==> flow/design.v <==
module aluCPU(
    input [15:0] data1,  
    input [15:0] data2,  
    input [1:0] sel,  
    output reg [15:0] result
); 
    parameter [1:0] 
        SUM = 2'b00,
        SUB = 2'b01,
        MUL = 2'b10;
    reg [31:0] mul_full;  
    always @(*) begin
        case(sel)
            SUM: begin
                result = data1 + data2;
            end
            SUB: begin
                result = data1 - data2;
            end
            MUL: begin
                mul_full = $signed(data1) * $signed(data2);  
                result = mul_full[15:0];  
            end
            default: result = 16'd0;  
        endcase 
    end 
endmodule 
module memoryCPU (
    input clock,
    input reset,  
    input regWrite,               
    input [3:0] write_reg_addr,   
    input [15:0] write_data,      
    input [3:0] read_reg_addr_1, 
    input [3:0] read_reg_addr_2, 
    output [15:0] read_data_1,    
    output [15:0] read_data_2     
);
    reg [15:0] register [0:15];  
    integer i;
    always @ (posedge clock or negedge reset) begin
        if (~reset) begin
            for (i = 0; i < 16; i = i + 1) begin
                register[i] <= 16'd0;
            end
        end
        else if (regWrite) begin   
            register[write_reg_addr] <= write_data;
        end
    end
    assign read_data_1 = register[read_reg_addr_1]; 
    assign read_data_2 = register[read_reg_addr_2];
endmodule
module lcd_controller (
    input clk,
    input reset_n,           
    input rst_n,             
    input start,            
    input [2:0] opcode,     
    input [3:0] reg_idx,    
    input signed [15:0] value, 
    output reg [7:0] lcd_data,
    output reg lcd_rs,      
    output wire lcd_rw,      
    output reg lcd_en,      
    output wire lcd_on,     
    output wire lcd_blon    
);
    assign lcd_rw = 1'b0; 
    assign lcd_on   = (state != STATE_IDLE);
    assign lcd_blon = (state != STATE_IDLE);
    localparam STATE_IDLE = 0, STATE_INIT = 1, STATE_READY = 2, 
               STATE_WRITE_LINE1 = 3, STATE_LINE2_ADDR = 4, STATE_WRITE_LINE2 = 5;
    reg [3:0] state; 
    reg [5:0] char_index; 
    reg [19:0] counter;
    reg wait_flag;
    reg [2:0] op_store;
    reg [3:0] reg_store;
    reg signed [15:0] val_store;
    reg first_boot; 
    reg [15:0] unsigned_val;
    reg is_negative;
    reg [3:0] digit_10000, digit_1000, digit_100, digit_10, digit_1;
    reg prev_reset_n;        
    reg system_active;       
    function [7:0] init_cmds(input [5:0] idx);
        case(idx)
            6'd0: init_cmds = 8'h38;
            6'd1: init_cmds = 8'h38;
            6'd2: init_cmds = 8'h0C;
            6'd3: init_cmds = 8'h01;
            6'd4: init_cmds = 8'h06;
            default: init_cmds = 8'h00;
        endcase
    endfunction
    function [39:0] get_op_string(input [2:0] op);
        case(op)
            3'b000: get_op_string = "LOAD ";
            3'b001: get_op_string = "ADD  ";
            3'b010: get_op_string = "ADDI ";
            3'b011: get_op_string = "SUB  ";
            3'b100: get_op_string = "SUBI ";
            3'b101: get_op_string = "MUL  ";
            3'b110: get_op_string = "CLEAR";
            3'b111: get_op_string = "DPL  ";
            default: get_op_string = "ERR  ";
        endcase
    endfunction
    always @(posedge clk) begin
      if (!rst_n) begin
        system_active <= 0;
        prev_reset_n <= 1;
        state <= STATE_IDLE;
        lcd_en <= 0;
      end else begin
        prev_reset_n <= reset_n;
        if (prev_reset_n == 1'b1 && reset_n == 1'b0) begin
            system_active <= ~system_active; 
        end
        if (system_active == 1'b0) begin
            state <= STATE_IDLE;
            lcd_en <= 0;
            wait_flag <= 0;
            counter <= 0;
            char_index <= 0;
            first_boot <= 1;  
        end 
        else begin
            if (state == STATE_IDLE) begin
                state <= STATE_INIT;
                char_index <= 0;
                wait_flag <= 0;
                first_boot <= 1;
            end
            else if (wait_flag) begin
                if (counter < 20'd2000) begin 
                    counter <= counter + 1;
                    if (counter == 20'd40) lcd_en <= 0; 
                end else begin
                    wait_flag <= 0;
                    counter <= 0;
                end
            end else begin
                case (state)
                    STATE_INIT: begin
                        lcd_rs <= 0;
                        lcd_data <= init_cmds(char_index);
                        lcd_en <= 1; 
                        wait_flag <= 1;
                        if (char_index < 4) 
                            char_index <= char_index + 1;
                        else begin
                            char_index <= 0;
                            op_store <= 3'b000;
                            reg_store <= 4'b0000;
                            val_store <= 16'd0;
                            unsigned_val <= 16'd0;
                            is_negative <= 0;
                            state <= STATE_WRITE_LINE1; 
                        end
                    end
                    STATE_READY: begin
                        if (start) begin
                            op_store <= opcode;
                            reg_store <= reg_idx;
                            val_store <= value;
                            if (value < 0) begin
                                is_negative <= 1;
                                unsigned_val <= -value;
                            end else begin
                                is_negative <= 0;
                                unsigned_val <= value;
                            end
                            lcd_rs <= 0;
                            lcd_data <= 8'h01; 
                            lcd_en <= 1;
                            wait_flag <= 1;
                            state <= STATE_WRITE_LINE1;
                            char_index <= 0;
                        end
                    end
                    STATE_WRITE_LINE1: begin
                        digit_10000 <= (unsigned_val / 10000) % 10;
                        digit_1000  <= (unsigned_val / 1000) % 10;
                        digit_100   <= (unsigned_val / 100) % 10;
                        digit_10    <= (unsigned_val / 10) % 10;
                        digit_1     <= (unsigned_val) % 10;
                        lcd_rs <= 1;
                        lcd_en <= 1;
                        wait_flag <= 1;
                        if (char_index < 5) begin
                            if (first_boot)
                                lcd_data <= " "; 
                            else
                                lcd_data <= get_op_string(op_store) >> (8 * (4 - char_index));
                        end 
                        else begin
                            if (op_store == 3'b110 && !first_boot) begin
                                lcd_data <= " ";
                            end else begin
                                if (char_index == 5) lcd_data <= " ";
                                else if (char_index == 6) lcd_data <= "[";
                                else if (char_index >= 7 && char_index <= 10) 
                                    lcd_data <= reg_store[10 - char_index] ? "1" : "0";
                                else if (char_index == 11) lcd_data <= "]";
                            end
                        end
                        if (char_index < 11)
                            char_index <= char_index + 1;
                        else begin
                            char_index <= 0;
                            if (op_store == 3'b110 && !first_boot) begin
                                state <= STATE_READY;
                            end else begin
                                state <= STATE_LINE2_ADDR;
                            end
                        end
                    end
                    STATE_LINE2_ADDR: begin
                        lcd_rs <= 0;
                        lcd_data <= 8'hC0;
                        lcd_en <= 1;
                        wait_flag <= 1;
                        state <= STATE_WRITE_LINE2;
                    end
                    STATE_WRITE_LINE2: begin
                        lcd_rs <= 1;
                        lcd_en <= 1;
                        wait_flag <= 1;
                        case(char_index)
                            0: lcd_data <= is_negative ? "-" : "+";
                            1: lcd_data <= 8'h30 + digit_10000;
                            2: lcd_data <= 8'h30 + digit_1000;
                            3: lcd_data <= 8'h30 + digit_100;
                            4: lcd_data <= 8'h30 + digit_10;
                            5: lcd_data <= 8'h30 + digit_1;
                        endcase
                        if (char_index < 5)
                            char_index <= char_index + 1;
                        else begin
                            first_boot <= 0;
                            state <= STATE_READY;
                        end
                    end
                endcase
            end
        end
      end
    end
endmodule
module miniCPU (
    input [17:0] switches,  
    input ligar,       
    input enviar,      
    input clk,         
    input rst_n,       
    output [7:0] LCD_DATA,
    output LCD_RS,
    output LCD_RW,
    output LCD_EN,
    output LCD_ON,
    output LCD_BLON
);
    wire [2:0] opcode = switches [17:15];
    wire [3:0] reg_dest = switches [14:11];
    wire [3:0] reg_input1 = switches[10:7];
    wire [3:0] reg_input2 = switches [6:3];
    wire signal = switches[6];
    wire [15:0] imediato_module = {10'd0, switches[5:0]};
    wire [15:0] imediato = (signal) ? (-imediato_module) : imediato_module;
    wire [15:0] mem_read_data1;
    wire [15:0] mem_read_data2;
    wire [15:0] alu_result;
    reg write_enable;
    reg [15:0] mem_write;
    reg [1:0] alu_selector;
    reg [15:0] alu_input_2;
    reg soft_reset; 
    wire memory_reset_signal = ligar & ~soft_reset;  
    parameter [2:0] LOAD = 3'b000, ADD = 3'b001, ADDI = 3'b010, SUB = 3'b011,
                    SUBI = 3'b100, MUL = 3'b101, CLEAR = 3'b110, DISPLAY = 3'b111;                   
    memoryCPU Memo (
        .clock(clk),
        .reset(memory_reset_signal),
        .regWrite(write_enable),
        .write_reg_addr(reg_dest),
        .write_data(mem_write),
        .read_reg_addr_1(reg_input1),
        .read_reg_addr_2(reg_input2),
        .read_data_1(mem_read_data1),
        .read_data_2(mem_read_data2)
    );
    aluCPU ALU (
        .data1(mem_read_data1),
        .data2(alu_input_2),
        .sel(alu_selector),
        .result(alu_result)
    );
    reg lcd_start_signal;
    reg [15:0] lcd_value_reg;
    reg [3:0] lcd_reg_idx;
    wire [3:0] current_lcd_reg_idx = (opcode == DISPLAY) ? reg_input1 : reg_dest;
    reg [15:0] current_lcd_value;
    lcd_controller LCD (
        .clk(clk),
        .reset_n(ligar),
        .rst_n(rst_n),
        .start(lcd_start_signal),
        .opcode(opcode),
        .reg_idx(lcd_reg_idx),   
        .value(lcd_value_reg),  
        .lcd_data(LCD_DATA),
        .lcd_rs(LCD_RS),
        .lcd_rw(LCD_RW),
        .lcd_en(LCD_EN),
        .lcd_on(LCD_ON),
        .lcd_blon(LCD_BLON)
    );
    always @(*) begin
        if (opcode == LOAD)
            current_lcd_value = imediato;
        else if (opcode == DISPLAY)
            current_lcd_value = mem_read_data1;
        else
            current_lcd_value = alu_result;
    end
    reg [2:0] state;
    parameter [2:0] IDLE = 3'd0, EXECUTE = 3'd1, WRITE = 3'd2, WAIT_RELEASE = 3'd3;                 
    always @(posedge clk or negedge ligar) begin 
        if (~ligar) begin
            state <= IDLE;
            write_enable <= 0;
            soft_reset <= 0;
            lcd_start_signal <= 0;
        end
        else begin
            case(state)
                IDLE: begin  
                    write_enable <= 0;
                    soft_reset <= 0;
                    lcd_start_signal <= 0;  
                    if (!enviar) begin
                        state <= EXECUTE;
                    end
                end
                EXECUTE: begin  
                    state <= WRITE;
                end
                WRITE: begin  
                    lcd_start_signal <= 1;  
                    if (opcode == CLEAR) begin
                        soft_reset <= 1;
                        write_enable <= 0;
                    end
                    else if (opcode != DISPLAY) begin
                        write_enable <= 1;
                    end
                    state <= WAIT_RELEASE;
                end
                WAIT_RELEASE: begin  
                    write_enable <= 0;  
                    soft_reset <= 0;  
                    lcd_start_signal <= 0;  
                    if (enviar) begin  
                        state <= IDLE;  
                    end
                end
            endcase
        end
    end
    always @(posedge clk) begin
        if (state == EXECUTE) begin
            case(opcode)
                ADD: begin alu_selector <= 2'b00; alu_input_2 <= mem_read_data2; end
                ADDI: begin alu_selector <= 2'b00; alu_input_2 <= imediato; end
                SUB: begin alu_selector <= 2'b01; alu_input_2 <= mem_read_data2; end
                SUBI: begin alu_selector <= 2'b01; alu_input_2 <= imediato; end
                MUL: begin alu_selector <= 2'b10; alu_input_2 <= imediato; end
                default: begin alu_selector <= 2'b00; alu_input_2 <= 16'd0; end
            endcase
        end
        if (state == WRITE) begin
            lcd_reg_idx <= current_lcd_reg_idx;
            lcd_value_reg <= current_lcd_value;
            if (opcode != CLEAR && opcode != DISPLAY) begin
                if (opcode == LOAD)
                    mem_write <= imediato;
                else
                    mem_write <= alu_result;
            end
        end
    end
endmodule
Tool chain data of miniCPU
Module miniCPU before and after one edit of its RTL, step after step.
"before" refers to lines of the RTL above, "after" to lines of the edited file.
"change": "after" minus "before" as printed here. "relative change": 100 x difference / "before".
Library cell names are shortened.
The mark - stands for no value.

design
  top = miniCPU
  clock = clk
  library = sky130hd
  timing corner = tt_025C_1v80

Edit of the RTL
Unified diff, file above to edited file.
The edit is scripted, without regard to the design's behaviour, which it may alter; it was not made to optimise anything.

begin of diff
@@ -1,5 +1,5 @@
 module aluCPU(
     input [15:0] data1,  
-    input [15:0] data2,  
+    input [11:0] data2,  
     input [1:0] sel,  
     output reg [15:0] result
end of diff

After elaboration
Yosys after proc, flatten, opt, wreduce and memory -nomap, before mapping. Print and check cells are not counted. Equal cells are merged and count once.
Memory sizes are those after Yosys's memory passes, which may raise the word count (mostly to a power of two), join words into wider ones and drop unused or constant bits.

word-level totals
  what                             before  after  change  relative change (%)
  flip-flop bits (word level)      404     400    -4      -0.99
  ROM bits                         184     184    0       0.00
  clocked read ports x word width  23      23     0       0.00
  memories kept                    1       1      0       0.00
  input port bits                  22      22     0       0.00
  output and inout bits            13      13     0       0.00
  elaborated cells                 331     331    0       0.00

cells by class
  what                        before  after  change  relative change (%)
  add/subtract/negate cells   13      13     0       0.00
  $mul                        1       1      0       0.00
  div/mod/pow operators       9       9      0       0.00
  magnitude comparators       7       7      0       0.00
  equal/unequal tests         99      99     0       0.00
  shift-type cells            2       2      0       0.00
  mux-type cells              85      85     0       0.00
  bitwise gates (word level)  7       7      0       0.00
  reduce/logical cells        62      62     0       0.00

memories
  what                                          before      after
  shape (words x width / read and write ports)  8x23 r1 w0  8x23 r1 w0

operators with widths
  operator                                      before  after  change  relative change (%)
  case mux 16 bit (select 16 bit)               2       1      -1      -50.00
  case mux 16 bit (select 2 bit)                2       1      -1      -50.00
  adder 16 bit                                  1       0      -1      -100.00
  multiplier 16 x 16 -> 16 bit                  1       0      -1      -100.00
  subtractor 16 bit                             1       0      -1      -100.00
  adder 16 x 12 -> 16 bit                       0       1      +1      -
  multiplier 16 x 12 -> 16 bit                  0       1      +1      -
  case mux 12 bit (select 16 bit)               0       1      +1      -
  case mux 12 bit (select 2 bit)                0       1      +1      -
  subtractor 16 x 12 -> 16 bit                  0       1      +1      -
  equality test 4 bit with constant B           24      24     0       0.00
  two-way mux 1 bit                             20      20     0       0.00
  AND reduction 2 bit                           20      20     0       0.00
  equality test 4 x 3 -> 1 bit with constant B  14      14     0       0.00
  != test 2 bit with constant B                 11      11     0       0.00
  equality test 4 x 2 -> 1 bit with constant B  8       8      0       0.00
  two-way mux 8 bit                             8       8      0       0.00
  two-way mux 16 bit                            7       7      0       0.00
  two-way mux 3 bit                             7       7      0       0.00
  two-way mux 4 bit                             7       7      0       0.00
  two-way mux 40 bit                            7       7      0       0.00
  OR reduction 2 bit                            7       7      0       0.00
  != test 3 bit with constant B                 6       6      0       0.00
  NOT 1 bit                                     6       6      0       0.00
  case mux 1 bit (select 2 bit)                 6       6      0       0.00
  adder 6 x 4 -> 7 bit with constant A          5       5      0       0.00
  equality test 3 bit with constant B           5       5      0       0.00
  two-way mux 6 bit                             5       5      0       0.00

The list need not be complete.

Longest topological paths
Longest topological path by Yosys (ltp), each cell counted once; first at word level (registers and memories cut), then after technology mapping (sequential cells cut; the memories' decode and read muxes count).

depth
  what                           before  after  change  relative change (%)
  depth after elaboration        11      11     0       0.00
  ABC_AREA                       0       0      -       -
  mapped depth                   45      45     0       0.00
  gate-level depth less buffers  41      40     -1      -2.44

Netlist
Source: synth_stat.txt of the flow (Yosys; design flattened, memories mapped). It holds for the ABC_AREA given above (unset counts as 0); a run with the other value may have another netlist.

cells by type
  cell      before  after  change  relative change (%)
  a22oi_1   201     151    -50     -24.88
  and2_1    103     62     -41     -39.81
  nor2_1    276     241    -35     -12.68
  a21oi_1   218     193    -25     -11.47
  inv_1     164     185    +21     +12.80
  clkbuf_1  203     183    -20     -9.85
  ha_1      107     88     -19     -17.76
  a211oi_1  45      27     -18     -40.00
  nor2b_1   35      18     -17     -48.57
  a31oi_1   46      34     -12     -26.09
  o21a_1    25      14     -11     -44.00
  a222oi_1  4       15     +11     +275.00
  xnor2_1   124     114    -10     -8.06
  nor3_1    85      95     +10     +11.76
  or2_2     25      15     -10     -40.00
  or3_1     22      32     +10     +45.45
  nand2_1   306     315    +9      +2.94
  a221oi_1  42      34     -8      -19.05

The list need not be complete.

synthesis totals
  what                             before   after    change   relative change (%)
  cell count                       3892     3670     -222     -5.70
  mapped area (um^2)               35056.1  33722.3  -1333.8  -3.80
  area of sequential cells (um^2)  11106.9  10986.8  -120.1   -1.08
  flip-flops                       422      418      -4       -0.95
  buffers                          250      241      -9       -3.60

By module: a second synthesis without flattening, with its own total; a netlist apart from the flattened one above.

unflattened totals
  what                                            before   after    change  relative change (%)
  cell total of the unflattened synthesis         4035     3942     -93     -2.30
  area total of the unflattened synthesis (um^2)  36293.6  35605.4  -688.2  -1.90

Each row is one instance without its submodules.

by module, before
  module          instances  cells  area (um^2)  sequential area (um^2)
  lcd_controller  1          1954   14153.6      2882.8
  memoryCPU       1          1204   14013.4      6406.1
  aluCPU          1          670    5342.6       0.0
  miniCPU         1          207    2783.9       1798.0

by module, after
  module          instances  cells  area (um^2)  sequential area (um^2)
  lcd_controller  1          1954   14153.6      2882.8
  memoryCPU       1          1204   14013.4      6406.1
  aluCPU          1          599    4845.9       0.0
  miniCPU         1          185    2592.5       1677.9

Worst setup path after synthesis
OpenSTA on the mapped netlist: ideal clock, no wires. The path of least setup slack (recovery checks aside). Input and output delay are each 20% of the period. Register names are those of the netlist, which keeps one name where synthesis merged equal registers.

timing path post-synthesis
  what                               before                 after                  change  relative change (%)
  kind                               input -> register      input -> register      -       -
  from                               in switches[8]         in switches[9]         -       -
  to                                 reg lcd_value_reg[15]  reg lcd_value_reg[15]  -       -
  clock period (ns)                  20.0                   20.0                   0.0     0.00
  external input delay (ns)          4.000                  4.000                  0.000   0.00
  setup time (ns)                    0.267                  0.267                  0.000   -
  launch time at the first pin (ns)  4.000                  4.000                  0.000   0.00
  arrival (ns)                       10.575                 10.231                 -0.344  -3.25
  required time (ns)                 19.733                 19.733                 0.000   0.00
  setup slack (ns)                   9.159                  9.502                  +0.343  -
  path delay (ns)                    6.842                  6.498                  -0.344  -5.03
  stages on the path                 32                     31                     -1      -3.12
  buffers on the path                3                      3                      0       0.00
  synthesis period reached (ns)      10.841                 10.498                 -0.343  -3.16

"path delay" is the arrival time less input delay plus setup time.
"stages on the path": output pins that drive a net of the path, with the launching flip-flop's if there is one; two outputs of one cell count as two.
"synthesis period reached" is the clock period less the worst setup slack; recovery checks do not enter. This is arithmetic on one report: input and output delays are still those of the set period (20% each).
Between the ends stands the longest chain of elaborated cells between them, by number of cells; it is not shown to be the way that was timed. Of several equally long chains one is given.
Each line given opens the expression or statement behind the cell; cells for indexed reads and writes are added by Yosys, which also makes memories of some case tables.

between the ends, post-synthesis, before
  path through = clkbuf_1 > nand2b_1 > nor3_1 > clkbuf_1 > a22oi_1 > nand4_1 > o22a_1 > clkbuf_1 > nand2_1 > fa_1 > inv_1 > fa_1 > ha_1 > inv_1 > fa_1 > fa_1 > fa_1 > inv_1 > ha_1 > inv_1 > o21bai_1 > a21oi_1 > o21bai_1 > a21oi_1 > o21bai_1 > a21o_1 > a21oi_1 > xnor2_1 > a22oi_1 > nand2_1 > o21ai_0 > o21ai_0
  length of the longest elaborated chain = 6
  elaborated cells between the ends (all ways) = 23
  source lines of those cells = 7
  those cells by class = 2 x add/sub; 1 x mul; 15 x eq/ne; 4 x mux; 1 x reduce/logical

RTL lines, path post-synthesis, before
  what                             line  source
  start, declared                  253   input [17:0] switches,
  equality test 4 bit              51    assign read_data_1 = register[read_reg_addr_1];
  case mux 16 bit (select 16 bit)  51
  multiplier 16 x 16 -> 16 bit     21    mul_full = $signed(data1) * $signed(data2);
  case mux 16 bit (select 3 bit)   13    case(sel)
  two-way mux 16 bit               323   else if (opcode == DISPLAY)
  two-way mux 16 bit               321   if (opcode == LOAD)
  end, assigned                    385   lcd_value_reg <= current_lcd_value;
  end, declared                    301   reg [15:0] lcd_value_reg;

between the ends, post-synthesis, after
  path through = clkbuf_1 > nand2b_1 > nor3_1 > clkbuf_1 > a221oi_1 > nand3_1 > o22a_1 > clkbuf_1 > nand2_1 > fa_1 > inv_1 > ha_1 > inv_1 > fa_1 > fa_1 > fa_1 > inv_1 > ha_1 > a21o_1 > a21o_1 > a21o_1 > a21oi_1 > o21bai_1 > a21oi_1 > o21bai_1 > a21oi_1 > xnor2_1 > a22oi_1 > nand2_1 > o21ai_0 > o21ai_0
  length of the longest elaborated chain = 6
  elaborated cells between the ends (all ways) = 23
  source lines of those cells = 7
  those cells by class = 2 x add/sub; 1 x mul; 15 x eq/ne; 4 x mux; 1 x reduce/logical

RTL lines, path post-synthesis, after
  what                             line  source
  start, declared                  253   input [17:0] switches,
  equality test 4 bit              51    assign read_data_1 = register[read_reg_addr_1];
  case mux 16 bit (select 16 bit)  51
  multiplier 16 x 12 -> 16 bit     21    mul_full = $signed(data1) * $signed(data2);
  case mux 16 bit (select 3 bit)   13    case(sel)
  two-way mux 16 bit               323   else if (opcode == DISPLAY)
  two-way mux 16 bit               321   if (opcode == LOAD)
  end, assigned                    385   lcd_value_reg <= current_lcd_value;
  end, declared                    301   reg [15:0] lcd_value_reg;

Timing after layout
Path of least setup slack in the final report of each run of set A (OpenROAD, finished layout, wires in). Where an end is a register, its clock arrival counts in the times.

timing path post-layout
  what                               before                    after                     change  relative change (%)
  kind                               register -> register      register -> register      -       -
  from                               reg LCD.unsigned_val[11]  reg LCD.unsigned_val[10]  -       -
  to                                 reg LCD.digit_1000[3]     reg LCD.digit_1000[3]     -       -
  clock period (ns)                  12.1                      12.1                      0.0     0.00
  setup time (ns)                    0.25                      0.25                      0.00    -
  launch time at the first pin (ns)  0.58                      0.57                      -0.01   -1.72
  arrival (ns)                       11.45                     11.69                     +0.24   +2.10
  required time (ns)                 12.43                     12.43                     0.00    0.00
  setup slack (ns)                   0.98                      0.75                      -0.23   -
  stages on the path                 42                        40                        -2      -4.76
  buffers on the path                0                         0                         0       -

Between the ends stands the longest chain of elaborated cells between them, by number of cells; it is not shown to be the way that was timed. Of several equally long chains one is given.
At most two assigning lines are given for a register; there are more.

between the ends, post-layout, before
  path through = edfxtp_1 > nand3_1 > nor2_1 > ha_1 > inv_1 > o41a_1 > o21ai_0 > a211oi_1 > a211oi_1 > a21boi_1 > nand2_1 > inv_2 > or3_1 > a2111o_1 > o211a_1 > inv_2 > mux2i_1 > a2111o_1 > (+6 left out) > a211oi_1 > o21ai_1 > nand2_1 > a21oi_1 > inv_1 > ha_1 > and2_1 > o22ai_1 > inv_1 > nand2_1 > nand2b_1 > o21ai_0 > ha_1 > nor2_1 > nand3_1 > o22ai_1 > a311oi_1 > nand3_1
  length of the longest elaborated chain = 2
  elaborated cells between the ends (all ways) = 2
  source lines of those cells = 1
  those cells by class = 2 x div

RTL lines, path post-layout, before
  what                       line  source
  start, declared            82    reg [15:0] unsigned_val;
  start, assigned            170   unsigned_val <= -value;
  start, assigned            173   unsigned_val <= value;
  divider 16 x 10 -> 32 bit  185   digit_1000  <= (unsigned_val / 1000) % 10;
  modulo 32 x 4 -> 32 bit    185
  end, assigned              185
  end, declared              84    reg [3:0] digit_10000, digit_1000, digit_100, digit_10, digit_1;

between the ends, post-layout, after
  path through = edfxtp_1 > nor2_1 > nor2_1 > ha_1 > inv_1 > a41oi_2 > or2_0 > inv_2 > or3_1 > a21boi_1 > a21boi_1 > o31a_1 > o21ai_1 > xnor2_1 > a311oi_4 > inv_1 > a211oi_1 > nor4_1 > (+4 left out) > a211o_1 > nand2_1 > inv_1 > o21ai_1 > o311a_1 > o21ai_0 > nand2_1 > inv_1 > ha_1 > or3_1 > a41oi_1 > o211ai_2 > xnor2_1 > ha_1 > nand3b_1 > o31ai_1 > a221o_1 > mux2_2
  length of the longest elaborated chain = 2
  elaborated cells between the ends (all ways) = 2
  source lines of those cells = 1
  those cells by class = 2 x div

RTL lines, path post-layout, after
  what                       line  source
  start, declared            82    reg [15:0] unsigned_val;
  start, assigned            170   unsigned_val <= -value;
  start, assigned            173   unsigned_val <= value;
  divider 16 x 10 -> 32 bit  185   digit_1000  <= (unsigned_val / 1000) % 10;
  modulo 32 x 4 -> 32 bit    185
  end, assigned              185
  end, declared              84    reg [3:0] digit_10000, digit_1000, digit_100, digit_10, digit_1;

Layout results
Both versions went through the flow (Yosys, OpenROAD) with the same settings in each pair. Constraints: input delay and output delay 20% of the set period each, output load 0.01 pF.

settings, set A
  CORE_UTILIZATION = 40
  period_ns = 12.1
  CAP_MARGIN = 20
  CORE_MARGIN = 2
  SLEW_MARGIN = 20

results, set A
  what                                       before   after    change   relative change (%)
  post-synthesis cell area (um^2)            35056.1  33722.3  -1333.8  -3.80
  die outline area (um^2)                    90024.0  86644.9  -3379.1  -3.75
  standard-cell area after routing (um^2)    38225.4  36702.7  -1522.7  -3.98
  final utilization (%)                      44.1     43.9     -0.2     -
  setup slack of the worst path (ns)         0.983    0.747    -0.236   -
  total negative slack on setup checks (ns)  0.000    0.000    0.000    -
  total power after layout (mW)              6.513    6.207    -0.306   -4.70
  achieved clock period (ns)                 11.117   11.353   +0.236   +2.12

settings, set B
  CORE_UTILIZATION = 29
  GPL_TIMING_DRIVEN = 0
  PLACE_DENSITY_LB_ADDON = 0.19
  TNS_END_PERCENT = 45
  period_ns = 12.1
  CAP_MARGIN = 20
  CORE_MARGIN = 2
  SLEW_MARGIN = 20

results, set B
  what                                       before    after     change   relative change (%)
  post-synthesis cell area (um^2)            35056.1   33722.3   -1333.8  -3.80
  die outline area (um^2)                    123679.0  119028.0  -4651.0  -3.76
  standard-cell area after routing (um^2)    39724.3   38054.0   -1670.3  -4.20
  final utilization (%)                      33.1      32.9      -0.2     -
  setup slack of the worst path (ns)         0.211     0.593     +0.382   -
  total negative slack on setup checks (ns)  0.000     0.000     0.000    -
  total power after layout (mW)              6.936     6.487     -0.449   -6.47
  achieved clock period (ns)                 11.889    11.507    -0.382   -3.21

"achieved clock period" means the clock period less the worst setup slack. The figure is calculated, with input and output delays left at 20% of the set period.
By "total power after layout" is meant OpenSTA's value without simulated activity: inputs other than the clock are taken to toggle once in ten clock periods, and the tool carries that through the logic.
